==> flow/design.v <==
module milestone1 (
	input logic CLOCK_50_I,                    
	input logic resetn,
	input  logic            M1_en,
	output  logic            M1_end,
	output logic   [17:0]   SRAM_address,
	input  logic   [15:0]   SRAM_read_data,
	output logic   [15:0]   SRAM_write_data,
	output logic            SRAM_we_n
);
typedef enum logic [6:0] {
  S_DELAY1,
	S_IDLE,
	IN_S_0,
	IN_S_1,
	IN_S_2,
	IN_S_3,
	IN_S_4,
	IN_S_5,
	IN_S_6,
	IN_S_7,
	IN_S_8,
	IN_S_9,
	IN_S_10,
	IN_S_11,
	IN_S_12,
	IN_S_13,
	IN_S_14,
	IN_S_15,
	IN_S_16,
	IN_S_17,
	IN_S_18,
	IN_S_19,
	IN_S_20,
	IN_S_21,
	CC_S0_0,
	CC_S0_1,
	CC_S0_2,
	CC_S0_3,
	CC_S0_4,
	CC_S0_5,
	CC_S1_0,
	CC_S1_1,
	CC_S1_2,
	CC_S1_3,
	CC_S1_4,
	CC_S1_5,
	EN_S_0,
	EN_S_1,
	EN_S_2,
	EN_S_3,
	EN_S_4,
	EN_S_5,
	EN_S_6,
	EN_S_7,
	EN_S_8,
	EN_S_9,
	EN_S_10,
	EN_S_11,
	EN_S_12,
	EN_S_13,
	EN_S_14,
	EN_S_15,
	EN_S_16,
	EN_S_17,
	EN_S_18,
	EN_S_19,
	EN_S_20,
	EN_S_21,
	EN_S_22,
	EN_S_23,
	EN_S_24,
	EN_S_25,
	EN_S_26,
	EN_S_27
} M1_state;
M1_state state;
parameter Yaddress = 18'd0,
Uaddress = 18'd38400,
Vaddress = 18'd57600,
RGBaddress = 18'd146944;
logic [17:0] data_counter;
logic [17:0] Y_counter;
logic [17:0] RGB_counter;
logic [17:0] U_counter; 
logic [9:0] Vert_count;
logic [9:0] Hori_count;
logic [15:0] Y;
logic [7:0] U [5:0];
logic [7:0] V [5:0];
logic [7:0] Ytest;
logic [7:0] Utest;
logic [7:0] Vtest;
logic [15:0] UPrime;
logic [15:0] VPrime;
logic [32:0] U_Even;
logic [32:0] U_Odd;
logic [32:0] V_Even;
logic [32:0] V_Odd;
logic [15:0] STORY;
logic [15:0] STORU;
logic [15:0] STORV;
logic [31:0] ans1;
logic [31:0] ans2;
logic [15:0] R;
logic [15:0] G;
logic [15:0] B;
logic [31:0] R0;
logic [31:0] G0;
logic [31:0] B0;
logic [31:0] R1;
logic [31:0] G1;
logic [31:0] B1;
logic [31:0] Mult_op_1, Mult_op_2, Mult_op_3, Mult_op_4, Mult_op_5, Mult_op_6, Mult_op_7, Mult_op_8;
logic [31:0] Mult_result1, Mult_result2, Mult_result3, Mult_result4;
logic [63:0] Mult_result_long1, Mult_result_long2, Mult_result_long3, Mult_result_long4;
assign Mult_result_long1 = Mult_op_1 * Mult_op_2;
assign Mult_result1 = Mult_result_long1[31:0];
assign Mult_result_long2 = Mult_op_3 * Mult_op_4;
assign Mult_result2 = Mult_result_long2[31:0];
assign Mult_result_long3 = Mult_op_5 * Mult_op_6;
assign Mult_result3 = Mult_result_long3[31:0];
assign Mult_result_long4 = Mult_op_7 * Mult_op_8;
assign Mult_result4 = Mult_result_long4[31:0];
always_comb begin
  			Mult_op_1 = 32'd0;
			Mult_op_2 = 32'd0;
			Mult_op_3 = 32'd0;
			Mult_op_4 = 32'd0;
			Mult_op_5 = 32'd0;
			Mult_op_6 = 32'd0;
			Mult_op_7 = 32'd0;
			Mult_op_8 = 32'd0;
	case(state)
		IN_S_5: begin
			Mult_op_1 = {24'd0,U[0]};
			Mult_op_2 = 32'd21;
			Mult_op_3 = {24'd0,V[0]};
			Mult_op_4 = 32'd21;
		end
		IN_S_6: begin
			Mult_op_1 = {24'd0,U[0]};
			Mult_op_2 = 32'd52;
			Mult_op_3 = {24'd0,V[0]};
			Mult_op_4 = 32'd52;
		end
		IN_S_7: begin
			Mult_op_1 = {24'd0,U[0]};
			Mult_op_2 = 32'd159;
			Mult_op_3 = {24'd0,V[0]};
			Mult_op_4 = 32'd159;
		end
		IN_S_8: begin
			Mult_op_1 = {24'd0,U[1]};
			Mult_op_2 = 32'd159;
			Mult_op_3 = {24'd0,V[1]};
			Mult_op_4 = 32'd159;
		end
		IN_S_9: begin
			Mult_op_1 = {24'd0,U[2]};
			Mult_op_2 = 32'd52;
			Mult_op_3 = {24'd0,V[2]};
			Mult_op_4 = 32'd52;
		end
		IN_S_10: begin
			Mult_op_1 = {24'd0,U[3]};
			Mult_op_2 = 32'd21;
			Mult_op_3 = {24'd0,V[3]};
			Mult_op_4 = 32'd21;
			Mult_op_5 = {24'd0,Y[15:8]}-32'd16;
			Mult_op_6 = 32'd76284;
			Mult_op_7 = {24'd0,Y[7:0]}-32'd16;
			Mult_op_8 = 32'd76284;
		end
		IN_S_11: begin
			Mult_op_1 = {24'd0,U[0]};
			Mult_op_2 = 32'd21;
			Mult_op_3 = {24'd0,V[0]};
			Mult_op_4 = 32'd21;
			Mult_op_5 = {24'd0,VPrime[15:8]}-32'd128;
			Mult_op_6 = 32'd104595;
			Mult_op_7 = {24'd0,VPrime[7:0]}-32'd128;
			Mult_op_8 = 32'd104595;
		end
		IN_S_12: begin
			Mult_op_1 = {24'd0,U[0]};
			Mult_op_2 = 32'd52;
			Mult_op_3 = {24'd0,V[0]};
			Mult_op_4 = 32'd52;
			Mult_op_5 = {24'd0,UPrime[15:8]}-32'd128;
			Mult_op_6 = 32'd25624;
			Mult_op_7 = {24'd0,UPrime[7:0]}-32'd128;
			Mult_op_8 = 32'd25624;
		end
		IN_S_13: begin
			Mult_op_1 = {24'd0,U[1]};
			Mult_op_2 = 32'd159;
			Mult_op_3 = {24'd0,V[1]};
			Mult_op_4 = 32'd159;
			Mult_op_5 = {24'd0,VPrime[15:8]}-32'd128;
			Mult_op_6 = 32'd53281;
			Mult_op_7 = {24'd0,VPrime[7:0]}-32'd128;
			Mult_op_8 = 32'd53281;
		end
		IN_S_14: begin
			Mult_op_1 = {24'd0,U[2]};
			Mult_op_2 = 32'd159;
			Mult_op_3 = {24'd0,V[2]};
			Mult_op_4 = 32'd159;
			Mult_op_5 = {24'd0,UPrime[15:8]}-32'd128;
			Mult_op_6 = 32'd132251;
			Mult_op_7 = {24'd0,UPrime[7:0]}-32'd128;
			Mult_op_8 = 32'd132251;;
		end
		IN_S_15: begin
			Mult_op_1 = {24'd0,U[3]};
			Mult_op_2 = 32'd52;
			Mult_op_3 = {24'd0,V[3]};
			Mult_op_4 = 32'd52;
		end
		IN_S_16: begin
			Mult_op_1 = {24'd0,U[4]};
			Mult_op_2 = 32'd21;
			Mult_op_3 = {24'd0,V[4]};
			Mult_op_4 = 32'd21;
			Mult_op_5 = {24'd0,Y[15:8]}-32'd16;
			Mult_op_6 = 32'd76284;
			Mult_op_7 = {24'd0,Y[7:0]}-32'd16;
			Mult_op_8 = 32'd76284;
		end
		IN_S_17: begin
			Mult_op_1 = {24'd0,U[0]};
			Mult_op_2 = 32'd21;
			Mult_op_3 = {24'd0,V[0]};
			Mult_op_4 = 32'd21;
			Mult_op_5 = {24'd0,VPrime[15:8]}-32'd128;
			Mult_op_6 = 32'd104595;
			Mult_op_7 = {24'd0,VPrime[7:0]}-32'd128;
			Mult_op_8 = 32'd104595;
		end
		IN_S_18: begin
			Mult_op_1 = {24'd0,U[1]};
			Mult_op_2 = 32'd52;
			Mult_op_3 = {24'd0,V[1]};
			Mult_op_4 = 32'd52;
			Mult_op_5 = {24'd0,UPrime[15:8]}-32'd128;
			Mult_op_6 = 32'd25624;
			Mult_op_7 = {24'd0,UPrime[7:0]}-32'd128;
			Mult_op_8 = 32'd25624;
		end
		IN_S_19: begin
			Mult_op_1 = {24'd0,U[2]};
			Mult_op_2 = 32'd159;
			Mult_op_3 = {24'd0,V[2]};
			Mult_op_4 = 32'd159;
			Mult_op_5 = {24'd0,VPrime[15:8]}-32'd128;
			Mult_op_6 = 32'd53281;
			Mult_op_7 = {24'd0,VPrime[7:0]}-32'd128;
			Mult_op_8 = 32'd53281;
		end
		IN_S_20: begin
			Mult_op_1 = {24'd0,U[3]};
			Mult_op_2 = 32'd159;
			Mult_op_3 = {24'd0,V[3]};
			Mult_op_4 = 32'd159;
			Mult_op_5 = {24'd0,UPrime[15:8]}-32'd128;
			Mult_op_6 = 32'd132251;
			Mult_op_7 = {24'd0,UPrime[7:0]}-32'd128;
			Mult_op_8 = 32'd132251;
		end
		IN_S_21: begin
			Mult_op_1 = {24'd0,U[4]};
			Mult_op_2 = 32'd52;
			Mult_op_3 = {24'd0,V[4]};
			Mult_op_4 = 32'd52;
		end
		CC_S0_0: begin
			Mult_op_1 = {24'd0,U[5]};
			Mult_op_2 = 32'd21;
			Mult_op_3 = {24'd0,V[5]};
			Mult_op_4 = 32'd21;
			Mult_op_5 = {24'd0,Y[15:8]}-32'd16;
			Mult_op_6 = 32'd76284;
			Mult_op_7 = {24'd0,Y[7:0]}-32'd16;
			Mult_op_8 = 32'd76284;
		end
		CC_S0_1: begin
			Mult_op_1 = {24'd0,U[0]};
			Mult_op_2 = 32'd21;
			Mult_op_3 = {24'd0,V[0]};
			Mult_op_4 = 32'd21;
			Mult_op_5 = {24'd0,VPrime[15:8]}-32'd128;
			Mult_op_6 = 32'd104595;
			Mult_op_7 = {24'd0,VPrime[7:0]}-32'd128;
			Mult_op_8 = 32'd104595;
		end
		CC_S0_2: begin
			Mult_op_1 = {24'd0,U[1]};
			Mult_op_2 = 32'd52;
			Mult_op_3 = {24'd0,V[1]};
			Mult_op_4 = 32'd52;
			Mult_op_5 = {24'd0,UPrime[15:8]}-32'd128;
			Mult_op_6 = 32'd25624;
			Mult_op_7 = {24'd0,UPrime[7:0]}-32'd128;
			Mult_op_8 = 32'd25624;
		end
		CC_S0_3: begin
			Mult_op_1 = {24'd0,U[2]};
			Mult_op_2 = 32'd159;
			Mult_op_3 = {24'd0,V[2]};
			Mult_op_4 = 32'd159;
			Mult_op_5 = {24'd0,VPrime[15:8]}-32'd128;
			Mult_op_6 = 32'd53281;
			Mult_op_7 = {24'd0,VPrime[7:0]}-32'd128;
			Mult_op_8 = 32'd53281;	
		end
		CC_S0_4: begin
			Mult_op_1 = {24'd0,U[3]};
			Mult_op_2 = 32'd159;
			Mult_op_3 = {24'd0,V[3]};
			Mult_op_4 = 32'd159;
			Mult_op_5 = {24'd0,UPrime[15:8]}-32'd128;
			Mult_op_6 = 32'd132251;
			Mult_op_7 = {24'd0,UPrime[7:0]}-32'd128;
			Mult_op_8 = 32'd132251;
		end
		CC_S0_5: begin
			Mult_op_1 = {24'd0,U[4]};
			Mult_op_2 = 32'd52;
			Mult_op_3 = {24'd0,V[4]};
			Mult_op_4 = 32'd52;
		end
		CC_S1_0: begin
			Mult_op_1 = {24'd0,U[5]};
			Mult_op_2 = 32'd21;
			Mult_op_3 = {24'd0,V[5]};
			Mult_op_4 = 32'd21;
			Mult_op_5 = {24'd0,Y[15:8]}-32'd16;
			Mult_op_6 = 32'd76284;
			Mult_op_7 = {24'd0,Y[7:0]}-32'd16;
			Mult_op_8 = 32'd76284;
		end
		CC_S1_1: begin
			Mult_op_1 = {24'd0,U[0]};
			Mult_op_2 = 32'd21;
			Mult_op_3 = {24'd0,V[0]};
			Mult_op_4 = 32'd21;
			Mult_op_5 = {24'd0,VPrime[15:8]}-32'd128;
			Mult_op_6 = 32'd104595;
			Mult_op_7 = {24'd0,VPrime[7:0]}-32'd128;
			Mult_op_8 = 32'd104595;
		end
		CC_S1_2: begin
			Mult_op_1 = {24'd0,U[1]};
			Mult_op_2 = 32'd52;
			Mult_op_3 = {24'd0,V[1]};
			Mult_op_4 = 32'd52;
			Mult_op_5 = {24'd0,UPrime[15:8]}-32'd128;
			Mult_op_6 = 32'd25624;
			Mult_op_7 = {24'd0,UPrime[7:0]}-32'd128;
			Mult_op_8 = 32'd25624;
		end
		CC_S1_3: begin
			Mult_op_1 = {24'd0,U[2]};
			Mult_op_2 = 32'd159;
			Mult_op_3 = {24'd0,V[2]};
			Mult_op_4 = 32'd159;
			Mult_op_5 = {24'd0,VPrime[15:8]}-32'd128;
			Mult_op_6 = 32'd53281;
			Mult_op_7 = {24'd0,VPrime[7:0]}-32'd128;
			Mult_op_8 = 32'd53281;
		end
		CC_S1_4: begin
			Mult_op_1 = {24'd0,U[3]};
			Mult_op_2 = 32'd159;
			Mult_op_3 = {24'd0,V[3]};
			Mult_op_4 = 32'd159;
			Mult_op_5 = {24'd0,UPrime[15:8]}-32'd128;
			Mult_op_6 = 32'd132251;
			Mult_op_7 = {24'd0,UPrime[7:0]}-32'd128;
			Mult_op_8 = 32'd132251;
		end
		CC_S1_5: begin
			Mult_op_1 = {24'd0,U[4]};
			Mult_op_2 = 32'd52;
			Mult_op_3 = {24'd0,V[4]};
			Mult_op_4 = 32'd52;
		end
		EN_S_0: begin
			Mult_op_1 = {24'd0,U[5]};
			Mult_op_2 = 32'd21;
			Mult_op_3 = {24'd0,V[5]};
			Mult_op_4 = 32'd21;
			Mult_op_5 = {24'd0,Y[15:8]}-32'd16;
			Mult_op_6 = 32'd76284;
			Mult_op_7 = {24'd0,Y[7:0]}-32'd16;
			Mult_op_8 = 32'd76284;
		end
		EN_S_1: begin
			Mult_op_1 = {24'd0,U[1]};
			Mult_op_2 = 32'd21;
			Mult_op_3 = {24'd0,V[1]};
			Mult_op_4 = 32'd21;
			Mult_op_5 = {24'd0,VPrime[15:8]}-32'd128;
			Mult_op_6 = 32'd104595;
			Mult_op_7 = {24'd0,VPrime[7:0]}-32'd128;
			Mult_op_8 = 32'd104595;
		end
		EN_S_2: begin
			Mult_op_1 = {24'd0,U[2]};
			Mult_op_2 = 32'd52;
			Mult_op_3 = {24'd0,V[2]};
			Mult_op_4 = 32'd52;
			Mult_op_5 = {24'd0,UPrime[15:8]}-32'd128;
			Mult_op_6 = 32'd25624;
			Mult_op_7 = {24'd0,UPrime[7:0]}-32'd128;
			Mult_op_8 = 32'd25624;
		end
		EN_S_3: begin
			Mult_op_1 = {24'd0,U[3]};
			Mult_op_2 = 32'd159;
			Mult_op_3 = {24'd0,V[3]};
			Mult_op_4 = 32'd159;
			Mult_op_5 = {24'd0,VPrime[15:8]}-32'd128;
			Mult_op_6 = 32'd53281;
			Mult_op_7 = {24'd0,VPrime[7:0]}-32'd128;
			Mult_op_8 = 32'd53281;	
		end
		EN_S_4: begin
			Mult_op_1 = {24'd0,U[4]};
			Mult_op_2 = 32'd159;
			Mult_op_3 = {24'd0,V[4]};
			Mult_op_4 = 32'd159;
			Mult_op_5 = {24'd0,UPrime[15:8]}-32'd128;
			Mult_op_6 = 32'd132251;
			Mult_op_7 = {24'd0,UPrime[7:0]}-32'd128;
			Mult_op_8 = 32'd132251;
		end
		EN_S_5: begin
			Mult_op_1 = {24'd0,U[5]};
			Mult_op_2 = 32'd52;
			Mult_op_3 = {24'd0,V[5]};
			Mult_op_4 = 32'd52;
		end
		EN_S_6: begin
			Mult_op_1 = {24'd0,U[5]};
			Mult_op_2 = 32'd21;
			Mult_op_3 = {24'd0,V[5]};
			Mult_op_4 = 32'd21;
			Mult_op_5 = {24'd0,Y[15:8]}-32'd16;
			Mult_op_6 = 32'd76284;
			Mult_op_7 = {24'd0,Y[7:0]}-32'd16;
			Mult_op_8 = 32'd76284;
		end
		EN_S_7: begin
			Mult_op_1 = {24'd0,U[2]};
			Mult_op_2 = 32'd21;
			Mult_op_3 = {24'd0,V[2]};
			Mult_op_4 = 32'd21;
			Mult_op_5 = {24'd0,VPrime[15:8]}-32'd128;
			Mult_op_6 = 32'd104595;
			Mult_op_7 = {24'd0,VPrime[7:0]}-32'd128;
			Mult_op_8 = 32'd104595;
		end
		EN_S_8: begin
			Mult_op_1 = {24'd0,U[3]};
			Mult_op_2 = 32'd52;
			Mult_op_3 = {24'd0,V[3]};
			Mult_op_4 = 32'd52;
			Mult_op_5 = {24'd0,UPrime[15:8]}-32'd128;
			Mult_op_6 = 32'd25624;
			Mult_op_7 = {24'd0,UPrime[7:0]}-32'd128;
			Mult_op_8 = 32'd25624;
		end
		EN_S_9: begin
			Mult_op_1 = {24'd0,U[4]};
			Mult_op_2 = 32'd159;
			Mult_op_3 = {24'd0,V[4]};
			Mult_op_4 = 32'd159;
			Mult_op_5 = {24'd0,VPrime[15:8]}-32'd128;
			Mult_op_6 = 32'd53281;
			Mult_op_7 = {24'd0,VPrime[7:0]}-32'd128;
			Mult_op_8 = 32'd53281;
		end
		EN_S_10: begin
			Mult_op_1 = {24'd0,U[5]};
			Mult_op_2 = 32'd159;
			Mult_op_3 = {24'd0,V[5]};
			Mult_op_4 = 32'd159;
			Mult_op_5 = {24'd0,UPrime[15:8]}-32'd128;
			Mult_op_6 = 32'd132251;
			Mult_op_7 = {24'd0,UPrime[7:0]}-32'd128;
			Mult_op_8 = 32'd132251;
		end
		EN_S_11: begin
			Mult_op_1 = {24'd0,U[5]};
			Mult_op_2 = 32'd52;
			Mult_op_3 = {24'd0,V[5]};
			Mult_op_4 = 32'd52;
		end
		EN_S_12: begin
			Mult_op_1 = {24'd0,U[5]};
			Mult_op_2 = 32'd21;
			Mult_op_3 = {24'd0,V[5]};
			Mult_op_4 = 32'd21;
			Mult_op_5 = {24'd0,Y[15:8]}-32'd16;
			Mult_op_6 = 32'd76284;
			Mult_op_7 = {24'd0,Y[7:0]}-32'd16;
			Mult_op_8 = 32'd76284;
		end
		EN_S_13: begin
			Mult_op_1 = {24'd0,U[3]};
			Mult_op_2 = 32'd21;
			Mult_op_3 = {24'd0,V[3]};
			Mult_op_4 = 32'd21;
			Mult_op_5 = {24'd0,VPrime[15:8]}-32'd128;
			Mult_op_6 = 32'd104595;
			Mult_op_7 = {24'd0,VPrime[7:0]}-32'd128;
			Mult_op_8 = 32'd104595;
		end
		EN_S_14: begin
			Mult_op_1 = {24'd0,U[4]};
			Mult_op_2 = 32'd52;
			Mult_op_3 = {24'd0,V[4]};
			Mult_op_4 = 32'd52;
			Mult_op_5 = {24'd0,UPrime[15:8]}-32'd128;
			Mult_op_6 = 32'd25624;
			Mult_op_7 = {24'd0,UPrime[7:0]}-32'd128;
			Mult_op_8 = 32'd25624;
		end
		EN_S_15: begin
			Mult_op_1 = {24'd0,U[5]};
			Mult_op_2 = 32'd159;
			Mult_op_3 = {24'd0,V[5]};
			Mult_op_4 = 32'd159;
			Mult_op_5 = {24'd0,VPrime[15:8]}-32'd128;
			Mult_op_6 = 32'd53281;
			Mult_op_7 = {24'd0,VPrime[7:0]}-32'd128;
			Mult_op_8 = 32'd53281;	
			end
		EN_S_16: begin
			Mult_op_1 = {24'd0,U[5]};
			Mult_op_2 = 32'd159;
			Mult_op_3 = {24'd0,V[5]};
			Mult_op_4 = 32'd159;
			Mult_op_5 = {24'd0,UPrime[15:8]}-32'd128;
			Mult_op_6 = 32'd132251;
			Mult_op_7 = {24'd0,UPrime[7:0]}-32'd128;
			Mult_op_8 = 32'd132251;
		end
		EN_S_17: begin
			Mult_op_1 = {24'd0,U[5]};
			Mult_op_2 = 32'd52;
			Mult_op_3 = {24'd0,V[5]};
			Mult_op_4 = 32'd52;
		end
		EN_S_18: begin
			Mult_op_1 = {24'd0,U[5]};
			Mult_op_2 = 32'd21;
			Mult_op_3 = {24'd0,V[5]};
			Mult_op_4 = 32'd21;
			Mult_op_5 = {24'd0,Y[15:8]}-32'd16;
			Mult_op_6 = 32'd76284;
			Mult_op_7 = {24'd0,Y[7:0]}-32'd16;
			Mult_op_8 = 32'd76284;
		end
		EN_S_19: begin
			Mult_op_5 = {24'd0,VPrime[15:8]}-32'd128;
			Mult_op_6 = 32'd104595;
			Mult_op_7 = {24'd0,VPrime[7:0]}-32'd128;
			Mult_op_8 = 32'd104595;
		end
		EN_S_20: begin
			Mult_op_5 = {24'd0,UPrime[15:8]}-32'd128;
			Mult_op_6 = 32'd25624;
			Mult_op_7 = {24'd0,UPrime[7:0]}-32'd128;
			Mult_op_8 = 32'd25624;
		end
		EN_S_21: begin
			Mult_op_5 = {24'd0,VPrime[15:8]}-32'd128;
			Mult_op_6 = 32'd53281;
			Mult_op_7 = {24'd0,VPrime[7:0]}-32'd128;
			Mult_op_8 = 32'd53281;
		end
		EN_S_22: begin
			Mult_op_5 = {24'd0,UPrime[15:8]}-32'd128;
			Mult_op_6 = 32'd132251;
			Mult_op_7 = {24'd0,UPrime[7:0]}-32'd128;
			Mult_op_8 = 32'd132251;
		end
		endcase
	end
	always_ff @ (posedge CLOCK_50_I or negedge resetn) begin
		if (resetn == 1'b0) begin	
			state <= S_IDLE;
			SRAM_we_n <= 1'b1;
			SRAM_write_data <= 16'd0;
			SRAM_address <= 18'd0;
			data_counter <= 18'd0;
			Y_counter <= 18'd0;
			RGB_counter <= 18'd0;
			Vert_count <= 10'd0;
			Hori_count <= 10'd0;
			M1_end <= 1'b0;
			Y <= 16'd0;
			UPrime <= 16'd0; 
			VPrime <= 16'd0;
			STORU <= 16'd0;
			STORV <= 16'd0;
			R <= 16'd0;
			G <= 16'd0;
			B <= 16'd0;
			R0 <= 32'd0;
			G0 <= 32'd0;
			B0 <= 32'd0;
			R1 <= 32'd0;
			G1 <= 32'd0;
			B1 <= 32'd0;
			{U[5], U[4], U[3], U[2], U[1], U[0]} <= 48'd0;
			{V[5], V[4], V[3], V[2], V[1], V[0]} <= 48'd0;
			ans1 <= 32'd0;
			ans2 <= 32'd0;
			end else begin
			case (state)
				S_IDLE: begin		
					if (Hori_count == 10'd319) begin
						Vert_count <= Vert_count + 10'd1;
						Hori_count <= 10'd0;
						data_counter <= data_counter - 18'd1;
					end
					if (Vert_count == 10'd239 && Hori_count == 10'd319) begin
						M1_end <= 1'b1;
					end
					if (M1_en == 1'b1 && M1_end!=1'b1 && !(Vert_count == 10'd239 && Hori_count == 10'd319))
					state <= IN_S_0;	
				end
				S_DELAY1: begin
				  state <= IN_S_0;	
				end
				IN_S_0: begin
				  SRAM_address <= Uaddress + data_counter;
					SRAM_we_n <= 1'b1;
					state <= IN_S_1;
				end
				IN_S_1: begin
				  SRAM_address <= Vaddress + data_counter;
					data_counter <= data_counter +18'd1;
					SRAM_we_n <= 1'b1;
					state <= IN_S_2;
				end
				IN_S_2: begin
				  SRAM_address <= Uaddress + data_counter;
					SRAM_we_n <= 1'b1;
					state <= IN_S_3;
				end
				IN_S_3: begin
				  SRAM_address <= Vaddress + data_counter;
				  data_counter <= data_counter +18'd1;
					SRAM_we_n <= 1'b1;
					U[0] <= SRAM_read_data[15:8];
					U[1] <= SRAM_read_data[7:0];
					state <= IN_S_4;
				end
				IN_S_4: begin
				  SRAM_address <= Yaddress + Y_counter;
					Y_counter <= Y_counter + 18'd1;
					SRAM_we_n <= 1'b1;
					V[0] <= SRAM_read_data[15:8];
					V[1] <= SRAM_read_data[7:0];
					state <= IN_S_5;
				end
				IN_S_5: begin
				  SRAM_address <= Uaddress + data_counter;
					SRAM_we_n <= 1'b1;
					ans1 <= $signed(Mult_result1);
					ans2 <= $signed(Mult_result2);
					U[2] <= SRAM_read_data[15:8];
					U[3] <= SRAM_read_data[7:0];
					state <= IN_S_6;
				end
				IN_S_6: begin
					SRAM_address <= Vaddress + data_counter;
					data_counter <= data_counter +18'd1;
					SRAM_we_n <= 1'b1;
					ans1 <= $signed(ans1-Mult_result1);
					ans2 <= $signed(ans2-Mult_result2);
					V[2] <= SRAM_read_data[15:8];
					V[3] <= SRAM_read_data[7:0];
					state <= IN_S_7;
				end
				IN_S_7: begin
					SRAM_we_n <= 1'b1;
					Y <= SRAM_read_data;
					Ytest <= SRAM_read_data[15:8];
					ans1 <= $signed(ans1+Mult_result1);
					ans2 <= $signed(ans2+Mult_result2);
					state <= IN_S_8;
				end
				IN_S_8: begin
					SRAM_we_n <= 1'b1;
					ans1 <= $signed(ans1+Mult_result1);
					ans2 <= $signed(ans2+Mult_result2);
					U[4] <= SRAM_read_data[15:8];
					U[5] <= SRAM_read_data[7:0];
					state <= IN_S_9;
				end
				IN_S_9: begin
					ans1 <= $signed(ans1-Mult_result1);
					ans2 <= $signed(ans2-Mult_result2);
					V[4] <= SRAM_read_data[15:8];
					V[5] <= SRAM_read_data[7:0];
					state <= IN_S_10;
				end
				IN_S_10: begin
					UPrime[15:8] <= U[0];
					UPrime[7:0] <= $signed(ans1+Mult_result1+8'd128) >>8;
					ans1 <= $signed(ans1+Mult_result1+8'd128) >> 8;
					Utest <= $signed(ans1+Mult_result1+8'd128) >> 8;
					VPrime[15:8] <= V[0];
					VPrime[7:0] <= $signed(ans2+Mult_result2+8'd128) >> 8;			
					ans2 <= $signed(ans2+Mult_result2+8'd128) >> 8;
					Vtest <= $signed(ans2+Mult_result2+8'd128) >> 8;
					R0 <= $signed(Mult_result3);
					G0 <= $signed(Mult_result3);
					B0 <= $signed(Mult_result3);
					R1 <= $signed(Mult_result4);
					G1 <= $signed(Mult_result4);
					B1 <= $signed(Mult_result4);
					state <= IN_S_11;
				end
				IN_S_11: begin
					ans1 <= $signed(Mult_result1);
					ans2 <= $signed(Mult_result2);
					R0 <= $signed(R0 + Mult_result3);
					R1 <= $signed(R1 + Mult_result4);
					state <= IN_S_12;
				end
				IN_S_12: begin
				  SRAM_address <= Yaddress + Y_counter;
					Y_counter <= Y_counter + 18'd1;
					SRAM_we_n <= 1'b1;
					ans1 <= $signed(ans1-Mult_result1);
					ans2 <= $signed(ans2-Mult_result2);
					G0 <= $signed(G0 - Mult_result3);
					G1 <= $signed(G1 - Mult_result4);
					state <= IN_S_13;
				end
				IN_S_13: begin
					SRAM_address <= Yaddress + Y_counter;
					Y_counter <= Y_counter + 18'd1;
					SRAM_we_n <= 1'b1;
					ans1 <= $signed(ans1+Mult_result1);
					ans2 <= $signed(ans2+Mult_result2);
					G0 <= $signed(G0 - Mult_result3);
					G1 <= $signed(G1 - Mult_result4);
					state <= IN_S_14;
				end
				IN_S_14: begin
				  SRAM_address <= Uaddress + data_counter;
					SRAM_we_n <= 1'b1;
					Hori_count <= Hori_count + 10'd1;
					ans1 <= $signed(ans1+Mult_result1);
					ans2 <= $signed(ans2+Mult_result2);
					B0 <= $signed(B0 + Mult_result3);
					B1 <= $signed(B1 + Mult_result4);
					state <= IN_S_15;
				end
				IN_S_15: begin
					SRAM_address <= Vaddress + data_counter;
					data_counter <= data_counter + 18'd1;
					SRAM_we_n <= 1'b1;
					Y <= SRAM_read_data;
					ans1 <= $signed(ans1-Mult_result1);
					ans2 <= $signed(ans2-Mult_result2);
					R[15:8] <= R0[31] ? 8'd0 : |R0[30:24] ? 8'd255 : R0[23:16];
					G[15:8] <= G0[31] ? 8'd0 : |G0[30:24] ? 8'd255 : G0[23:16];
					B[15:8] <= B0[31] ? 8'd0 : |B0[30:24] ? 8'd255 : B0[23:16];
					R[7:0] <= R1[31] ? 8'd0 : |R1[30:24] ? 8'd255 : R1[23:16];
					G[7:0] <= G1[31] ? 8'd0 : |G1[30:24] ? 8'd255 : G1[23:16];
					B[7:0] <= B1[31] ? 8'd0 : |B1[30:24] ? 8'd255 : B1[23:16];
					SRAM_we_n <= 1'b1;
					state <= IN_S_16;
				end
				IN_S_16: begin
					SRAM_address <= RGBaddress + RGB_counter;
					SRAM_write_data <= {R[15:8],G[15:8]};
					RGB_counter <= RGB_counter + 18'd1;
					STORY <= SRAM_read_data;
					UPrime[15:8] <= U[1];
					UPrime[7:0] <= $signed(ans1+Mult_result1+8'd128) >> 8;
					VPrime[15:8] <= V[1];
					VPrime[7:0] <= $signed(ans2+Mult_result2+8'd128) >> 8;			
					R0 <= $signed(Mult_result3);
					G0 <= $signed(Mult_result3);
					B0 <= $signed(Mult_result3);
					R1 <= $signed(Mult_result4);
					G1 <= $signed(Mult_result4);
					B1 <= $signed(Mult_result4);
					SRAM_we_n <= 1'b0;
					state <= IN_S_17;
				end
				IN_S_17: begin
					STORU <= SRAM_read_data;
					SRAM_address <= RGBaddress + RGB_counter;
					SRAM_write_data <= {B[15:8],R[7:0]};
					RGB_counter <= RGB_counter + 18'd1;
					ans1 <= $signed(Mult_result1);
					ans2 <= $signed(Mult_result2);
					R0 <= $signed(R0 + Mult_result3);
					R1 <= $signed(R1 + Mult_result4);
					SRAM_we_n <= 1'b0;
					state <= IN_S_18;
				end
				IN_S_18: begin
					STORV <= SRAM_read_data;
					SRAM_address <= RGBaddress + RGB_counter;
					SRAM_write_data <= {G[7:0],B[7:0]};
					RGB_counter <= RGB_counter + 18'd1;
					ans1 <= $signed(ans1-Mult_result1);
					ans2 <= $signed(ans2-Mult_result2);
					G0 <= $signed(G0 - Mult_result3);
					G1 <= $signed(G1 - Mult_result4);
					SRAM_we_n <= 1'b0;
					state <= IN_S_19;
				end
				IN_S_19: begin
					SRAM_address <= Yaddress + Y_counter;
					Y_counter <= Y_counter + 18'd1;
					SRAM_we_n <= 1'b1;
					Y <= STORY;
					ans1 <= $signed(ans1+Mult_result1);
					ans2 <= $signed(ans2+Mult_result2);
					G0 <= $signed(G0 - Mult_result3);
					G1 <= $signed(G1 - Mult_result4);
					state <= IN_S_20;
				end
				IN_S_20: begin
					SRAM_we_n <= 1'b1;
					ans1 <= $signed(ans1+Mult_result1);
					ans2 <= $signed(ans2+Mult_result2);
					B0 <= $signed(B0 + Mult_result3);
					B1 <= $signed(B1 + Mult_result4);
					state <= IN_S_21;
				end
				IN_S_21: begin
					SRAM_we_n <= 1'b1;
					Hori_count <= Hori_count + 10'd2;
					ans1 <= $signed(ans1-Mult_result1);
					ans2 <= $signed(ans2-Mult_result2);
					R[15:8] <= R0[31] ? 8'd0 : |R0[30:24] ? 8'd255 : R0[23:16];
					G[15:8] <= G0[31] ? 8'd0 : |G0[30:24] ? 8'd255 : G0[23:16];
					B[15:8] <= B0[31] ? 8'd0 : |B0[30:24] ? 8'd255 : B0[23:16];
					R[7:0] <= R1[31] ? 8'd0 : |R1[30:24] ? 8'd255 : R1[23:16];
					G[7:0] <= G1[31] ? 8'd0 : |G1[30:24] ? 8'd255 : G1[23:16];
					B[7:0] <= B1[31] ? 8'd0 : |B1[30:24] ? 8'd255 : B1[23:16];
					Hori_count <= Hori_count + 10'd2;
					state <= CC_S0_0;
					U_counter <= 18'd5;
				end
				CC_S0_0: begin	
					SRAM_address <= RGBaddress + RGB_counter;
					SRAM_write_data <= {R[15:8],G[15:8]};
					RGB_counter <= RGB_counter + 18'd1;
					STORY <= SRAM_read_data;
					UPrime[15:8] <= U[2];
					UPrime[7:0] <= $signed(ans1+Mult_result1+8'd128) >> 8;
					VPrime[15:8] <= V[2];
					VPrime[7:0] <= $signed(ans2+Mult_result2+8'd128) >> 8;			
					R0 <= Mult_result3;
					G0 <= Mult_result3;
					B0 <= Mult_result3;
					R1 <= Mult_result4;
					G1 <= Mult_result4;
					B1 <= Mult_result4;
					U[0] <= U[1];
					U[1] <= U[2];
					U[2] <= U[3];
					U[3] <= U[4];
					U[4] <= U[5];	
					U[5] <= STORU[15:8];
					V[0] <= V[1];
					V[1] <= V[2];
					V[2] <= V[3];
					V[3] <= V[4];
					V[4] <= V[5];	
					V[5] <= STORV[15:8];
					SRAM_we_n <= 1'b0;
					state <= CC_S0_1;	
				end
				CC_S0_1: begin
					Hori_count <= Hori_count + 10'd2;
					SRAM_address <= RGBaddress + RGB_counter;
					SRAM_write_data <= {B[15:8],R[7:0]};
					RGB_counter <= RGB_counter + 18'd1;
					ans1 <= $signed(Mult_result1);
					ans2 <= $signed(Mult_result2);
					R0 <= $signed(R0 + Mult_result3);
					R1 <= $signed(R1 + Mult_result4);
					SRAM_we_n <= 1'b0;
					state <= CC_S0_2;	
				end
				CC_S0_2: begin
					SRAM_address <= RGBaddress + RGB_counter;
					SRAM_write_data <= {G[7:0],B[7:0]};
					RGB_counter <= RGB_counter + 18'd1;
					ans1 <= $signed(ans1-Mult_result1);
					ans2 <= $signed(ans2-Mult_result2);
					G0 <= $signed(G0 - Mult_result3);
					G1 <= $signed(G1 - Mult_result4);
					SRAM_we_n <= 1'b0;
					state <= CC_S0_3;	
				end
				CC_S0_3: begin
					SRAM_address <= Yaddress + Y_counter;
					Y_counter <= Y_counter + 18'd1;
					Y <= STORY;
					SRAM_we_n <= 1'b1;
					ans1 <= $signed(ans1+Mult_result1);
					ans2 <= $signed(ans2+Mult_result2);
					G0 <= $signed(G0 - Mult_result3);
					G1 <= $signed(G1 - Mult_result4);
					state <= CC_S0_4;	
				end
				CC_S0_4: begin
					SRAM_address <= Uaddress + data_counter;
					SRAM_we_n <= 1'b1;
					ans1 <= $signed(ans1+Mult_result1);
					ans2 <= $signed(ans2+Mult_result2);
					B0 <= $signed(B0 + Mult_result3);
					B1 <= $signed(B1 + Mult_result4);
					state <= CC_S0_5;	
				end
				CC_S0_5: begin
					SRAM_address <= Vaddress + data_counter;
					data_counter <= data_counter + 18'd1;
					U_counter <= U_counter + 18'd1;
					SRAM_we_n <= 1'b1;
					ans1 <= $signed(ans1-Mult_result1);
					ans2 <= $signed(ans2-Mult_result2);
					R[15:8] <= R0[31] ? 8'd0 : |R0[30:24] ? 8'd255 : R0[23:16];
					G[15:8] <= G0[31] ? 8'd0 : |G0[30:24] ? 8'd255 : G0[23:16];
					B[15:8] <= B0[31] ? 8'd0 : |B0[30:24] ? 8'd255 : B0[23:16];
					R[7:0] <= R1[31] ? 8'd0 : |R1[30:24] ? 8'd255 : R1[23:16];
					G[7:0] <= G1[31] ? 8'd0 : |G1[30:24] ? 8'd255 : G1[23:16];
					B[7:0] <= B1[31] ? 8'd0 : |B1[30:24] ? 8'd255 : B1[23:16];
					state <= CC_S1_0;	
				end
				CC_S1_0: begin	
					Hori_count <= Hori_count + 10'd2;
					SRAM_address <= RGBaddress + RGB_counter;
					SRAM_write_data <= {R[15:8],G[15:8]};
					RGB_counter <= RGB_counter + 18'd1;
					STORY <= SRAM_read_data;
					UPrime[15:8] <= U[2];
					UPrime[7:0] <= $signed(ans1+Mult_result1+8'd128) >> 8;
					VPrime[15:8] <= V[2];
					VPrime[7:0] <= $signed(ans2+Mult_result2+8'd128) >> 8;			
					R0 <= $signed(Mult_result3);
					G0 <= $signed(Mult_result3);
					B0 <= $signed(Mult_result3);
					R1 <= $signed(Mult_result4);
					G1 <= $signed(Mult_result4);
					B1 <= $signed(Mult_result4);
					U[0] <= U[1];
					U[1] <= U[2];
					U[2] <= U[3];
					U[3] <= U[4];
					U[4] <= U[5];	
					U[5] <= STORU[7:0];
					V[0] <= V[1];
					V[1] <= V[2];
					V[2] <= V[3];
					V[3] <= V[4];
					V[4] <= V[5];	
					V[5] <= STORV[7:0];
					SRAM_we_n <= 1'b0;
					state <= CC_S1_1;	
				end
				CC_S1_1: begin
					STORU <= SRAM_read_data;
					SRAM_address <= RGBaddress + RGB_counter;
					SRAM_write_data <= {B[15:8],R[7:0]};
					RGB_counter <= RGB_counter + 18'd1;
					ans1 <= $signed(Mult_result1);
					ans2 <= $signed(Mult_result2);
					R0 <= $signed(R0 + Mult_result3);
					R1 <= $signed(R1 + Mult_result4);
					SRAM_we_n <= 1'b0;
					state <= CC_S1_2;	
				end
				CC_S1_2: begin
					STORV <= SRAM_read_data;
					SRAM_address <= RGBaddress + RGB_counter;
					SRAM_write_data <= {G[7:0],B[7:0]};
					RGB_counter <= RGB_counter + 18'd1;
					ans1 <= $signed(ans1-Mult_result1);
					ans2 <= $signed(ans2-Mult_result2);
					G0 <= $signed(G0 - Mult_result3);
					G1 <= $signed(G1 - Mult_result4);
					SRAM_we_n <= 1'b0;
					state <= CC_S1_3;	
				end
				CC_S1_3: begin
					SRAM_address <= Yaddress + Y_counter;
					Y_counter <= Y_counter + 18'd1;
					Y <= STORY;
					SRAM_we_n <= 1'b1;
					ans1 <= $signed(ans1+Mult_result1);
					ans2 <= $signed(ans2+Mult_result2);
					G0 <= $signed(G0 - Mult_result3);
					G1 <= $signed(G1 - Mult_result4);
					state <= CC_S1_4;	
				end
				CC_S1_4: begin
					SRAM_we_n <= 1'b1;
					ans1 <= $signed(ans1+Mult_result1);
					ans2 <= $signed(ans2+Mult_result2);
					B0 <= $signed(B0 + Mult_result3);
					B1 <= $signed(B1 + Mult_result4);
					state <= CC_S1_5;	
				end
				CC_S1_5: begin
					ans1 <= $signed(ans1-Mult_result1);
					ans2 <= $signed(ans2-Mult_result2);
					R[15:8] <= R0[31] ? 8'd0 : |R0[30:24] ? 8'd255 : R0[23:16];
					G[15:8] <= G0[31] ? 8'd0 : |G0[30:24] ? 8'd255 : G0[23:16];
					B[15:8] <= B0[31] ? 8'd0 : |B0[30:24] ? 8'd255 : B0[23:16];
					R[7:0] <= R1[31] ? 8'd0 : |R1[30:24] ? 8'd255 : R1[23:16];
					G[7:0] <= G1[31] ? 8'd0 : |G1[30:24] ? 8'd255 : G1[23:16];
					B[7:0] <= B1[31] ? 8'd0 : |B1[30:24] ? 8'd255 : B1[23:16];
					SRAM_we_n <= 1'b1;
					if (Hori_count == 10'd311) 
					   state <= EN_S_0;
					else 
					   state <= CC_S0_0;	
				end
				EN_S_0: begin	
					SRAM_address <= RGBaddress + RGB_counter;
					SRAM_write_data <= {R[15:8],G[15:8]};
					RGB_counter <= RGB_counter + 18'd1;
					STORY <= SRAM_read_data;
					UPrime[15:8] <= U[2];
					UPrime[7:0] <= $signed(ans1+Mult_result1+8'd128) >> 8;
					VPrime[15:8] <= V[2];
					VPrime[7:0] <= $signed(ans2+Mult_result2+8'd128) >> 8;			
					R0 <= $signed(Mult_result3);
					G0 <= $signed(Mult_result3);
					B0 <= $signed(Mult_result3);
					R1 <= $signed(Mult_result4);
					G1 <= $signed(Mult_result4);
					B1 <= $signed(Mult_result4);
					SRAM_we_n <= 1'b0;
					state <= EN_S_1;	
				end
				EN_S_1: begin
					SRAM_address <= RGBaddress + RGB_counter;
					SRAM_write_data <= {B[15:8],R[7:0]};
					RGB_counter <= RGB_counter + 18'd1;
					ans1 <= $signed(Mult_result1);
					ans2 <= $signed(Mult_result2);
					R0 <= $signed(R0 + Mult_result3);
					R1 <= $signed(R1 + Mult_result4);
					SRAM_we_n <= 1'b0;
					state <= EN_S_2;	
				end
				EN_S_2: begin
					SRAM_address <= RGBaddress + RGB_counter;
					SRAM_write_data <= {G[7:0],B[7:0]};
					RGB_counter <= RGB_counter + 18'd1;
					ans1 <= $signed(ans1-Mult_result1);
					ans2 <= $signed(ans2-Mult_result2);
					G0 <= $signed(G0 - Mult_result3);
					G1 <= $signed(G1 - Mult_result4);
					SRAM_we_n <= 1'b0;
					state <= EN_S_3;	
				end
				EN_S_3: begin
					SRAM_address <= Yaddress + Y_counter;
					Y_counter <= Y_counter + 18'd1;
					SRAM_we_n <= 1'b1;
					Y <= STORY;
					ans1 <= $signed(ans1+Mult_result1);
					ans2 <= $signed(ans2+Mult_result2);
					G0 <= $signed(G0 - Mult_result3);
					G1 <= $signed(G1 - Mult_result4);
					state <= EN_S_4;	
				end
				EN_S_4: begin
					SRAM_we_n <= 1'b1;
					ans1 <= $signed(ans1+Mult_result1);
					ans2 <= $signed(ans2+Mult_result2);
					B0 <= $signed(B0 + Mult_result3);
					B1 <= $signed(B1 + Mult_result4);
					state <= EN_S_5;	
				end
				EN_S_5: begin
					Hori_count <= Hori_count + 10'd2;
					SRAM_we_n <= 1'b1;
					ans1 <= $signed(ans1-Mult_result1);
					ans2 <= $signed(ans2-Mult_result2);
					R[15:8] <= R0[31] ? 8'd0 : |R0[30:24] ? 8'd255 : R0[23:16];
					G[15:8] <= G0[31] ? 8'd0 : |G0[30:24] ? 8'd255 : G0[23:16];
					B[15:8] <= B0[31] ? 8'd0 : |B0[30:24] ? 8'd255 : B0[23:16];
					R[7:0] <= R1[31] ? 8'd0 : |R1[30:24] ? 8'd255 : R1[23:16];
					G[7:0] <= G1[31] ? 8'd0 : |G1[30:24] ? 8'd255 : G1[23:16];
					B[7:0] <= B1[31] ? 8'd0 : |B1[30:24] ? 8'd255 : B1[23:16];
					SRAM_we_n <= 1'b1;
					state <= EN_S_6;	
				end
				EN_S_6: begin
					SRAM_address <= RGBaddress + RGB_counter;
					SRAM_write_data <= {R[15:8],G[15:8]};
					RGB_counter <= RGB_counter + 18'd1;
					STORY <= SRAM_read_data;
					UPrime[15:8] <= U[3];
					UPrime[7:0] <= $signed(ans1+Mult_result1+8'd128) >> 8;
					VPrime[15:8] <= V[3];
					VPrime[7:0] <= $signed(ans2+Mult_result2+8'd128) >> 8;			
					R0 <= $signed(Mult_result3);
					G0 <= $signed(Mult_result3);
					B0 <= $signed(Mult_result3);
					R1 <= $signed(Mult_result4);
					G1 <= $signed(Mult_result4);
					B1 <= $signed(Mult_result4);
					SRAM_we_n <= 1'b0;
					state <= EN_S_7;
				end
				EN_S_7: begin
					SRAM_address <= RGBaddress + RGB_counter;
					SRAM_write_data <= {B[15:8],R[7:0]};
					RGB_counter <= RGB_counter + 18'd1;
					ans1 <= $signed(Mult_result1);
					ans2 <= $signed(Mult_result2);
					R0 <= $signed(R0 + Mult_result3);
					R1 <= $signed(R1 + Mult_result4);
					SRAM_we_n <= 1'b0;	
					state <= EN_S_8;
				end
				EN_S_8: begin
					SRAM_address <= RGBaddress + RGB_counter;
					SRAM_write_data <= {G[7:0],B[7:0]};
					RGB_counter <= RGB_counter + 18'd1;
					ans1 <= $signed(ans1-Mult_result1);
					ans2 <= $signed(ans2-Mult_result2);
					G0 <= $signed(G0 - Mult_result3);
					G1 <= $signed(G1 - Mult_result4);
					SRAM_we_n <= 1'b0;	
					state <= EN_S_9;
				end
				EN_S_9: begin
					SRAM_address <= Yaddress + Y_counter;
					Y_counter <= Y_counter + 18'd1;
					SRAM_we_n <= 1'b1;
					Y <= STORY;
					ans1 <= $signed(ans1+Mult_result1);
					ans2 <= $signed(ans2+Mult_result2);
					G0 <= $signed(G0 - Mult_result3);
					G1 <= $signed(G1 - Mult_result4);
					state <= EN_S_10;
				end
				EN_S_10: begin
					SRAM_we_n <= 1'b1;
					ans1 <= $signed(ans1+Mult_result1);
					ans2 <= $signed(ans2+Mult_result2);
					B0 <= $signed(B0 + Mult_result3);
					B1 <= $signed(B1 + Mult_result4);
					state <= EN_S_11;
				end
				EN_S_11: begin
					SRAM_we_n <= 1'b1;
					Hori_count <= Hori_count + 10'd2;
					ans1 <= $signed(ans1-Mult_result1);
					ans2 <= $signed(ans2-Mult_result2);
					R[15:8] <= R0[31] ? 8'd0 : |R0[30:24] ? 8'd255 : R0[23:16];
					G[15:8] <= G0[31] ? 8'd0 : |G0[30:24] ? 8'd255 : G0[23:16];
					B[15:8] <= B0[31] ? 8'd0 : |B0[30:24] ? 8'd255 : B0[23:16];
					R[7:0] <= R1[31] ? 8'd0 : |R1[30:24] ? 8'd255 : R1[23:16];
					G[7:0] <= G1[31] ? 8'd0 : |G1[30:24] ? 8'd255 : G1[23:16];
					B[7:0] <= B1[31] ? 8'd0 : |B1[30:24] ? 8'd255 : B1[23:16];
					state <= EN_S_12;
				end
				EN_S_12: begin
					SRAM_address <= RGBaddress + RGB_counter;
					SRAM_write_data <= {R[15:8],G[15:8]};
					RGB_counter <= RGB_counter + 18'd1;
					STORY <= SRAM_read_data;
					UPrime[15:8] <= U[4];
					UPrime[7:0] <= $signed(ans1+Mult_result1+8'd128) >> 8;
					VPrime[15:8] <= V[4];
					VPrime[7:0] <= $signed(ans2+Mult_result2+8'd128) >> 8;			
					R0 <= $signed(Mult_result3);
					G0 <= $signed(Mult_result3);
					B0 <= $signed(Mult_result3);
					R1 <= $signed(Mult_result4);
					G1 <= $signed(Mult_result4);
					B1 <= $signed(Mult_result4);
					SRAM_we_n <= 1'b0;
					state <= EN_S_13;
				end
				EN_S_13: begin
					SRAM_address <= RGBaddress + RGB_counter;
					SRAM_write_data <= {B[15:8],R[7:0]};
					RGB_counter <= RGB_counter + 18'd1;
					ans1 <= $signed(Mult_result1);
					ans2 <= $signed(Mult_result2);
					R0 <= $signed(R0 + Mult_result3);
					R1 <= $signed(R1 + Mult_result4);
					SRAM_we_n <= 1'b0;
					state <= EN_S_14;
				end
				EN_S_14: begin
					SRAM_address <= RGBaddress + RGB_counter;
					SRAM_write_data <= {G[7:0],B[7:0]};
					RGB_counter <= RGB_counter + 18'd1;
					ans1 <= $signed(ans1-Mult_result1);
					ans2 <= $signed(ans2-Mult_result2);
					G0 <= $signed(G0 - Mult_result3);
					G1 <= $signed(G1 - Mult_result4);
					SRAM_we_n <= 1'b0;
					state <= EN_S_15;
				end
				EN_S_15: begin
					SRAM_we_n <= 1'b1;
					Y <= STORY;
					ans1 <= $signed(ans1+Mult_result1);
					ans2 <= $signed(ans2+Mult_result2);
					G0 <= $signed(G0 - Mult_result3);
					G1 <= $signed(G1 - Mult_result4);
					state <= EN_S_16;
				end
				EN_S_16: begin
					SRAM_we_n <= 1'b1;
					ans1 <= $signed(ans1+Mult_result1);
					ans2 <= $signed(ans2+Mult_result2);
					B0 <= $signed(B0 + Mult_result3);
					B1 <= $signed(B1 + Mult_result4);
					state <= EN_S_17;
				end
				EN_S_17: begin
					SRAM_we_n <= 1'b1;
					ans1 <= $signed(ans1-Mult_result1);
					ans2 <= $signed(ans2-Mult_result2);
					R[15:8] <= R0[31] ? 8'd0 : |R0[30:24] ? 8'd255 : R0[23:16];
					G[15:8] <= G0[31] ? 8'd0 : |G0[30:24] ? 8'd255 : G0[23:16];
					B[15:8] <= B0[31] ? 8'd0 : |B0[30:24] ? 8'd255 : B0[23:16];
					R[7:0] <= R1[31] ? 8'd0 : |R1[30:24] ? 8'd255 : R1[23:16];
					G[7:0] <= G1[31] ? 8'd0 : |G1[30:24] ? 8'd255 : G1[23:16];
					B[7:0] <= B1[31] ? 8'd0 : |B1[30:24] ? 8'd255 : B1[23:16];
					SRAM_we_n <= 1'b1;
					state <= EN_S_18;
				end
				EN_S_18: begin
					SRAM_address <= RGBaddress + RGB_counter;
					SRAM_write_data <= {R[15:8],G[15:8]};
					RGB_counter <= RGB_counter + 18'd1;
					Hori_count <= Hori_count + 10'd2;
					UPrime[15:8] <= U[5];
					UPrime[7:0] <= $signed(ans1+Mult_result1+8'd128) >> 8;
					VPrime[15:8] <= V[5];
					VPrime[7:0] <= $signed(ans2+Mult_result2+8'd128) >> 8;			
					R0 <= $signed(Mult_result3);
					G0 <= $signed(Mult_result3);
					B0 <= $signed(Mult_result3);
					R1 <= $signed(Mult_result4);
					G1 <= $signed(Mult_result4);
					B1 <= $signed(Mult_result4);
					SRAM_we_n <= 1'b0;
					state <= EN_S_19;
				end
				EN_S_19: begin
					SRAM_address <= RGBaddress + RGB_counter;
					SRAM_write_data <= {B[15:8],R[7:0]};
					RGB_counter <= RGB_counter + 18'd1;
					R0 <= $signed(R0 + Mult_result3);
					R1 <= $signed(R1 + Mult_result4);
					SRAM_we_n <= 1'b0;
					state <= EN_S_20;
				end
				EN_S_20: begin
					SRAM_address <= RGBaddress + RGB_counter;
					SRAM_write_data <= {G[7:0],B[7:0]};
					RGB_counter <= RGB_counter + 18'd1;
					G0 <= $signed(G0 - Mult_result3);
					G1 <= $signed(G1 - Mult_result4);
					SRAM_we_n <= 1'b0;
					state <= EN_S_21;
				end
				EN_S_21: begin
					SRAM_we_n <= 1'b1;
					G0 <= $signed(G0 - Mult_result3);
					G1 <= $signed(G1 - Mult_result4);
					state <= EN_S_22;
				end
				EN_S_22: begin
					SRAM_we_n <= 1'b1;
					B0 <= $signed(B0 + Mult_result3);
					B1 <= $signed(B1 + Mult_result4);
					state <= EN_S_23;
				end
				EN_S_23: begin
					Hori_count <= Hori_count + 10'd2;
					SRAM_we_n <= 1'b1;
					R[15:8] <= R0[31] ? 8'd0 : |R0[30:24] ? 8'd255 : R0[23:16];
					G[15:8] <= G0[31] ? 8'd0 : |G0[30:24] ? 8'd255 : G0[23:16];
					B[15:8] <= B0[31] ? 8'd0 : |B0[30:24] ? 8'd255 : B0[23:16];
					R[7:0] <= R1[31] ? 8'd0 : |R1[30:24] ? 8'd255 : R1[23:16];
					G[7:0] <= G1[31] ? 8'd0 : |G1[30:24] ? 8'd255 : G1[23:16];
					B[7:0] <= B1[31] ? 8'd0 : |B1[30:24] ? 8'd255 : B1[23:16];
					SRAM_we_n <= 1'b1;
					state <= EN_S_24;
				end
				EN_S_24: begin
					SRAM_address <= RGBaddress + RGB_counter;
					SRAM_write_data <= {R[15:8],G[15:8]};
					RGB_counter <= RGB_counter + 18'd1;
					SRAM_we_n <= 1'b0;
					state <= EN_S_25;
				end
				EN_S_25: begin
					SRAM_address <= RGBaddress + RGB_counter;
					SRAM_write_data <= {B[15:8],R[7:0]};
					RGB_counter <= RGB_counter + 18'd1;
					SRAM_we_n <= 1'b0;
					state <= EN_S_26;
				end
				EN_S_26: begin
					SRAM_address <= RGBaddress + RGB_counter;
					SRAM_write_data <= {G[7:0],B[7:0]};
					RGB_counter <= RGB_counter + 18'd1;
					SRAM_we_n <= 1'b0;
					state <= EN_S_27;
				end
				EN_S_27: begin
				  SRAM_we_n <= 1'b1;
				  state <= S_IDLE;
				end
				default: state <= S_IDLE;
			endcase
		end
	end
	endmodule
* Tool chain data of milestone1
What the tools print for milestone1, step after step.
Lines are those of the file above, counted from 1.
Operators: Yosys type, input widths -> output width; for muxes data width and select width s.
Not given: -
- Top :: milestone1
- Clock input :: CLOCK_50_I
- Library :: sky130hd
- Library corner :: tt_025C_1v80

* Word-level counts
Yosys after proc, flatten, opt, wreduce and memory -nomap, before mapping. Print and check cells are not counted.
- Elaborated cells :: 270
- Bits in registers :: 613
- Output and inout port bits :: 36
- Reduce/logical cells :: 71
- Equality and inequality tests :: 68
- Bitwise logic cells :: 1
- Mux-type cells :: 57
- Add/sub/neg operators :: 28
- Multiply operators :: 4
** Operators with widths (count)
- $mul 32x32->32 :: 4
- $pmux 7 s63 :: 1
- $pmux 32 s2 :: 6
- $pmux 32 s4 :: 2
- $eq 7x6->1 const B :: 32
- $add 32x32->32 :: 6
- $pmux 32 s3 :: 2
- $pmux 8 s6 :: 4
- $pmux 8 s2 :: 10
- $mux 8 :: 18
- $sub 32x32->32 :: 4
- $eq 7x5->1 const B :: 16
- $reduce_or 8->1 :: 13
- $reduce_or 16->1 :: 6
- $pmux 18 s5 :: 1
- $pmux 18 s4 :: 1
- $pmux 8 s3 :: 3
- $add 32x8->32 const B :: 2
- $reduce_or 7->1 :: 9
- $eq 7x4->1 const B :: 8
- $add 18x1->18 const B :: 3
- $pmux 16 s3 :: 1
- $add 16x18->18 const A :: 2
- $sub 8x8->9 const B :: 4
- $pmux 18 s2 :: 1
- $reduce_or 35->1 :: 1
- $pmux 16 s2 :: 1
- $pmux 10 s3 :: 1
Other operator kinds: 32; their cells: 67.

* Longest topological paths
Depth = most cells in a row (Yosys ltp): at word level without a register or memory, in the mapped netlist without a sequential cell, where the memories' decode and read muxes count.
- Depth after elaboration :: 7
- ABC_AREA :: 0
- Mapped depth :: 50
- Mapped depth without buffers :: 46

* After synthesis
Source: synth_stat.txt of the flow (Yosys; design flattened, memories mapped). It holds for the ABC_AREA given above (unset counts as 0); a run with the other value may have another netlist.
The area totals of this step are shown rounded.
- Sequential part of the area :: 15400 um^2
- Flip-flops :: 612
- Cell area after synthesis :: 62700 um^2
- Buffer cells :: 346
- Cells in the netlist :: 7323
** Cell types
- sky130_fd_sc_hd__dfrtp_1 :: count 595, area in all 1.49E+04 um^2
- sky130_fd_sc_hd__fa_1 :: count 442, area in all 8.85E+03 um^2
- sky130_fd_sc_hd__ha_1 :: count 526, area in all 6.58E+03 um^2
- sky130_fd_sc_hd__inv_1 :: count 869, area in all 3.26E+03 um^2
- sky130_fd_sc_hd__a21oi_1 :: count 579, area in all 2.9E+03 um^2
- sky130_fd_sc_hd__nor2_1 :: count 728, area in all 2.73E+03 um^2
- sky130_fd_sc_hd__xnor2_1 :: count 275, area in all 2408.56 um^2
- sky130_fd_sc_hd__nand2_1 :: count 623, area in all 2.34E+03 um^2
- sky130_fd_sc_hd__o21ai_0 :: count 345, area in all 1.73E+03 um^2
- sky130_fd_sc_hd__xor2_1 :: count 159, area in all 1.39E+03 um^2
- sky130_fd_sc_hd__clkbuf_1 :: count 281, area in all 1.05E+03 um^2
- sky130_fd_sc_hd__mux2i_1 :: count 98, area in all 980.941 um^2
- sky130_fd_sc_hd__a21o_1 :: count 120, area in all 900.864 um^2
- sky130_fd_sc_hd__a22oi_1 :: count 90, area in all 675.648 um^2
- sky130_fd_sc_hd__nand3_1 :: count 123, area in all 615.59 um^2
- sky130_fd_sc_hd__a211oi_1 :: count 78, area in all 585.562 um^2
- sky130_fd_sc_hd__nor3_1 :: count 114, area in all 570.547 um^2
- sky130_fd_sc_hd__a31oi_1 :: count 90, area in all 563.04 um^2
Not listed: further types 98, cells in them 1188.

* Path before layout
OpenSTA on the mapped netlist: ideal clock, no wires. The path of least setup slack (recovery checks aside). Input and output delay are each 20% of the period. Register names are those of the netlist, which keeps one name where synthesis merged equal registers.
- Path kind :: register -> register
- Start :: register state
- End :: register G0[31]
- Clock period :: 13.0 ns
- Delay of the path :: 11.103 ns
- Launch time at the first pin :: 0.000 ns
- Slack :: 1.898 ns
- Buffers on the path :: 3
- Arrival :: 10.968 ns
- Stages :: 48
- Library setup time :: 0.135 ns
- Synthesis period reached :: 11.102 ns
"delay of the path" is the arrival time less input delay plus setup time.
"stages": output pins that drive a net of the path, with the launching flip-flop's if there is one; two outputs of one cell count as two.
"synthesis period reached" is the clock period less the worst setup slack; recovery checks do not enter. This is arithmetic on one report: input and output delays are still those of the set period (20% each).
Where an end lacks its bit number, it is one bit of the signal, or one of the new flip-flops if synthesis recoded a state register.
At most two assigning lines are given for a register; there are more.
- Cell sequence :: sky130_fd_sc_hd__dfrtp_1 > sky130_fd_sc_hd__clkbuf_1 > sky130_fd_sc_hd__buf_2 > sky130_fd_sc_hd__nor2_1 > sky130_fd_sc_hd__nand2_1 > sky130_fd_sc_hd__a311o_1 > sky130_fd_sc_hd__o2111ai_1 > sky130_fd_sc_hd__o31a_1 > sky130_fd_sc_hd__clkbuf_1 > sky130_fd_sc_hd__nand2_1 > sky130_fd_sc_hd__nor4b_1 > sky130_fd_sc_hd__nor3_1 > sky130_fd_sc_hd__nor2_1 > sky130_fd_sc_hd__nor2_1 > sky130_fd_sc_hd__fa_1 > sky130_fd_sc_hd__inv_1 > sky130_fd_sc_hd__fa_1 > sky130_fd_sc_hd__fa_1 > (+12 left out) > sky130_fd_sc_hd__nor2_1 > sky130_fd_sc_hd__nor2_1 > sky130_fd_sc_hd__o21ai_0 > sky130_fd_sc_hd__xnor2_1 > sky130_fd_sc_hd__ha_1 > sky130_fd_sc_hd__a21o_1 > sky130_fd_sc_hd__a21o_1 > sky130_fd_sc_hd__a21oi_1 > sky130_fd_sc_hd__a21oi_1 > sky130_fd_sc_hd__o21ai_0 > sky130_fd_sc_hd__maj3_2 > sky130_fd_sc_hd__maj3_2 > sky130_fd_sc_hd__o2111ai_1 > sky130_fd_sc_hd__a31oi_1 > sky130_fd_sc_hd__maj3_1 > sky130_fd_sc_hd__maj3_2 > sky130_fd_sc_hd__mux2i_1 > sky130_fd_sc_hd__o211ai_1
** Ends and longest elaborated chain, after synthesis
- start: declaration :: RTL line 77 : M1_state state;
- start: assignment :: RTL line 595 : state <= S_IDLE;
- start: assignment :: RTL line 635 : state <= IN_S_0;
- end: assignment :: RTL line 724 : G0 <= $signed(Mult_result3);
- end: assignment :: RTL line 744 : G0 <= $signed(G0 - Mult_result3);
- end: declaration :: RTL line 109 : logic [31:0] G0;
No chain of elaborated cells between the ends is given.

* Path in the finished layout
Path of least setup slack in the final report of run 1 (OpenROAD, finished layout, wires in). Where an end is a register, its clock arrival counts in the times.
- Path kind :: register -> register
- Start :: register state
- End :: register R0[30]
- Clock period :: 12.5 ns
- Library setup time :: 0.08 ns
- Launch time at the first pin :: 0.68 ns
- Stages :: 41
- Arrival :: 10.99 ns
- Buffers on the path :: 6
- Slack :: 2.11 ns
Where an end lacks its bit number, it is one bit of the signal, or one of the new flip-flops if synthesis recoded a state register.
At most two assigning lines are given for a register; there are more.
- Cell sequence :: sky130_fd_sc_hd__dfrtp_4 > sky130_fd_sc_hd__buf_4 > sky130_fd_sc_hd__buf_4 > sky130_fd_sc_hd__nor2_4 > sky130_fd_sc_hd__nor2_2 > sky130_fd_sc_hd__buf_4 > sky130_fd_sc_hd__a221oi_2 > sky130_fd_sc_hd__a211oi_2 > sky130_fd_sc_hd__a21oi_4 > sky130_fd_sc_hd__nand2_4 > sky130_fd_sc_hd__nor4b_4 > sky130_fd_sc_hd__buf_6 > sky130_fd_sc_hd__or3_1 > sky130_fd_sc_hd__nand2_2 > sky130_fd_sc_hd__fa_1 > sky130_fd_sc_hd__inv_2 > sky130_fd_sc_hd__fa_2 > sky130_fd_sc_hd__buf_12 > (+5 left out) > sky130_fd_sc_hd__fa_1 > sky130_fd_sc_hd__inv_1 > sky130_fd_sc_hd__ha_1 > sky130_fd_sc_hd__a21oi_1 > sky130_fd_sc_hd__nand2_1 > sky130_fd_sc_hd__a2111o_1 > sky130_fd_sc_hd__o211ai_2 > sky130_fd_sc_hd__inv_1 > sky130_fd_sc_hd__ha_1 > sky130_fd_sc_hd__nand3_1 > sky130_fd_sc_hd__nor2_1 > sky130_fd_sc_hd__nand3_1 > sky130_fd_sc_hd__o21ai_0 > sky130_fd_sc_hd__o41ai_2 > sky130_fd_sc_hd__o21ai_0 > sky130_fd_sc_hd__and4b_1 > sky130_fd_sc_hd__a31oi_1 > sky130_fd_sc_hd__o21ai_0
** Ends and longest elaborated chain, after layout
- start: declaration :: RTL line 77 : M1_state state;
- start: assignment :: RTL line 595 : state <= S_IDLE;
- start: assignment :: RTL line 635 : state <= IN_S_0;
- end: assignment :: RTL line 723 : R0 <= $signed(Mult_result3);
- end: assignment :: RTL line 734 : R0 <= $signed(R0 + Mult_result3);
- end: declaration :: RTL line 108 : logic [31:0] R0;
No chain of elaborated cells between the ends is given.

Add stored flow runs of milestone1

Design milestone1 on sky130hd. What follows are 6 stored runs of the flow, each under its own settings; their order means nothing. The constraints put input and output delay at 20% of the set period each and load the outputs with 0.01 pF.
"reached clock period" means the clock period less the worst setup slack. The figure is calculated, with input and output delays left at 20% of the set period.
"time on the worst setup path": the worst setup path's part of the clock period (all of it between registers, 20% less for each end at a port) less its slack. A launch clock that arrives late makes it longer, a capture clock that arrives late makes it shorter.
Measured values are rounded.

** Run 1
- Settings :: CORE_UTILIZATION=40; SETUP_SLACK_MARGIN=1.73; period_ns=12.5; CAP_MARGIN=20; CORE_MARGIN=2; SLEW_MARGIN=20
- Worst hold slack in the final report :: 0.461 ns
- Area of the synthesized netlist :: 62700 um^2
- Reached clock period :: 10.388 ns
- Time on the worst setup path :: 10.39 ns
- Worst setup path type :: register -> register
- Die footprint :: 160000 um^2
- Worst setup slack after layout :: 2.11 ns
- Standard-cell area after routing :: 70000 um^2
- Sum of negative setup slack :: 0.000 ns
- Post-layout utilization :: 44.9 %

** Run 2
- Settings :: ABC_AREA=1; CORE_UTILIZATION=40; CTS_CLUSTER_DIAMETER=185; period_ns=13.0; CAP_MARGIN=20; CORE_MARGIN=2; SLEW_MARGIN=20
- Worst hold slack in the final report :: 0.473 ns
- Reached clock period :: 11.842 ns
- Worst setup slack after layout :: 1.16 ns
- Die footprint :: 170000 um^2
- Sum of negative setup slack :: 0.000 ns
- Area of the synthesized netlist :: 66900 um^2
- Time on the worst setup path :: 11.84 ns
- Worst setup path type :: register -> register
- Post-layout utilization :: 43.5 %
- Standard-cell area after routing :: 72500 um^2

** Run 3
- Settings :: ABC_AREA=1; CORE_UTILIZATION=40; CTS_CLUSTER_DIAMETER=221; GPL_TIMING_DRIVEN=0; TNS_END_PERCENT=45; period_ns=13.0; CAP_MARGIN=20; CORE_MARGIN=2; SLEW_MARGIN=20
- Worst hold slack in the final report :: 0.481 ns
- Reached clock period :: 12.226 ns
- Area of the synthesized netlist :: 66900 um^2
- Standard-cell area after routing :: 73300 um^2
- Die footprint :: 170000 um^2
- Worst setup slack after layout :: 0.774 ns
- Time on the worst setup path :: 12.23 ns
- Worst setup path type :: register -> register
- Post-layout utilization :: 44.0 %
- Sum of negative setup slack :: 0.000 ns

** Run 4
- Settings :: ABC_AREA=1; CORE_ASPECT_RATIO=0.79; CORE_MARGIN=4; CORE_UTILIZATION=38; GPL_ROUTABILITY_DRIVEN=0; GPL_TIMING_DRIVEN=0; MAX_ROUTING_LAYER=met4; TNS_END_PERCENT=30; period_ns=13.0; CAP_MARGIN=20; SLEW_MARGIN=20
- Worst setup slack after layout :: 0.816 ns
- Standard-cell area after routing :: 73300 um^2
- Die footprint :: 183000 um^2
- Post-layout utilization :: 42.0 %
- Area of the synthesized netlist :: 66900 um^2
- Sum of negative setup slack :: 0.000 ns
- Worst hold slack in the final report :: 0.472 ns
- Time on the worst setup path :: 12.18 ns
- Worst setup path type :: register -> register
- Reached clock period :: 12.184 ns

** Run 5
- Settings :: ABC_AREA=1; CAP_MARGIN=30; CORE_UTILIZATION=51; CTS_CLUSTER_DIAMETER=156; CTS_CLUSTER_SIZE=29; MAX_ROUTING_LAYER=met4; PLACE_DENSITY_LB_ADDON=0.06; SLEW_MARGIN=5; period_ns=12.6; CORE_MARGIN=2
- Time on the worst setup path :: 11.73 ns
- Worst setup path type :: register -> register
- Die footprint :: 134000 um^2
- Worst setup slack after layout :: 0.875 ns
- Sum of negative setup slack :: 0.000 ns
- Post-layout utilization :: 54.1 %
- Standard-cell area after routing :: 70200 um^2
- Area of the synthesized netlist :: 66900 um^2
- Reached clock period :: 11.725 ns
- Worst hold slack in the final report :: 0.490 ns

** Run 6
- Settings :: ABC_AREA=1; CORE_UTILIZATION=38; GPL_ROUTABILITY_DRIVEN=0; GPL_TIMING_DRIVEN=0; TNS_END_PERCENT=30; period_ns=13.0; CAP_MARGIN=20; CORE_MARGIN=2; SLEW_MARGIN=20
- Reached clock period :: 12.437 ns
- Standard-cell area after routing :: 73500 um^2
- Sum of negative setup slack :: 0.000 ns
- Time on the worst setup path :: 12.44 ns
- Worst setup path type :: register -> register
- Die footprint :: 179000 um^2
- Area of the synthesized netlist :: 66900 um^2
- Worst setup slack after layout :: 0.563 ns
- Post-layout utilization :: 42.1 %
- Worst hold slack in the final report :: 0.463 ns
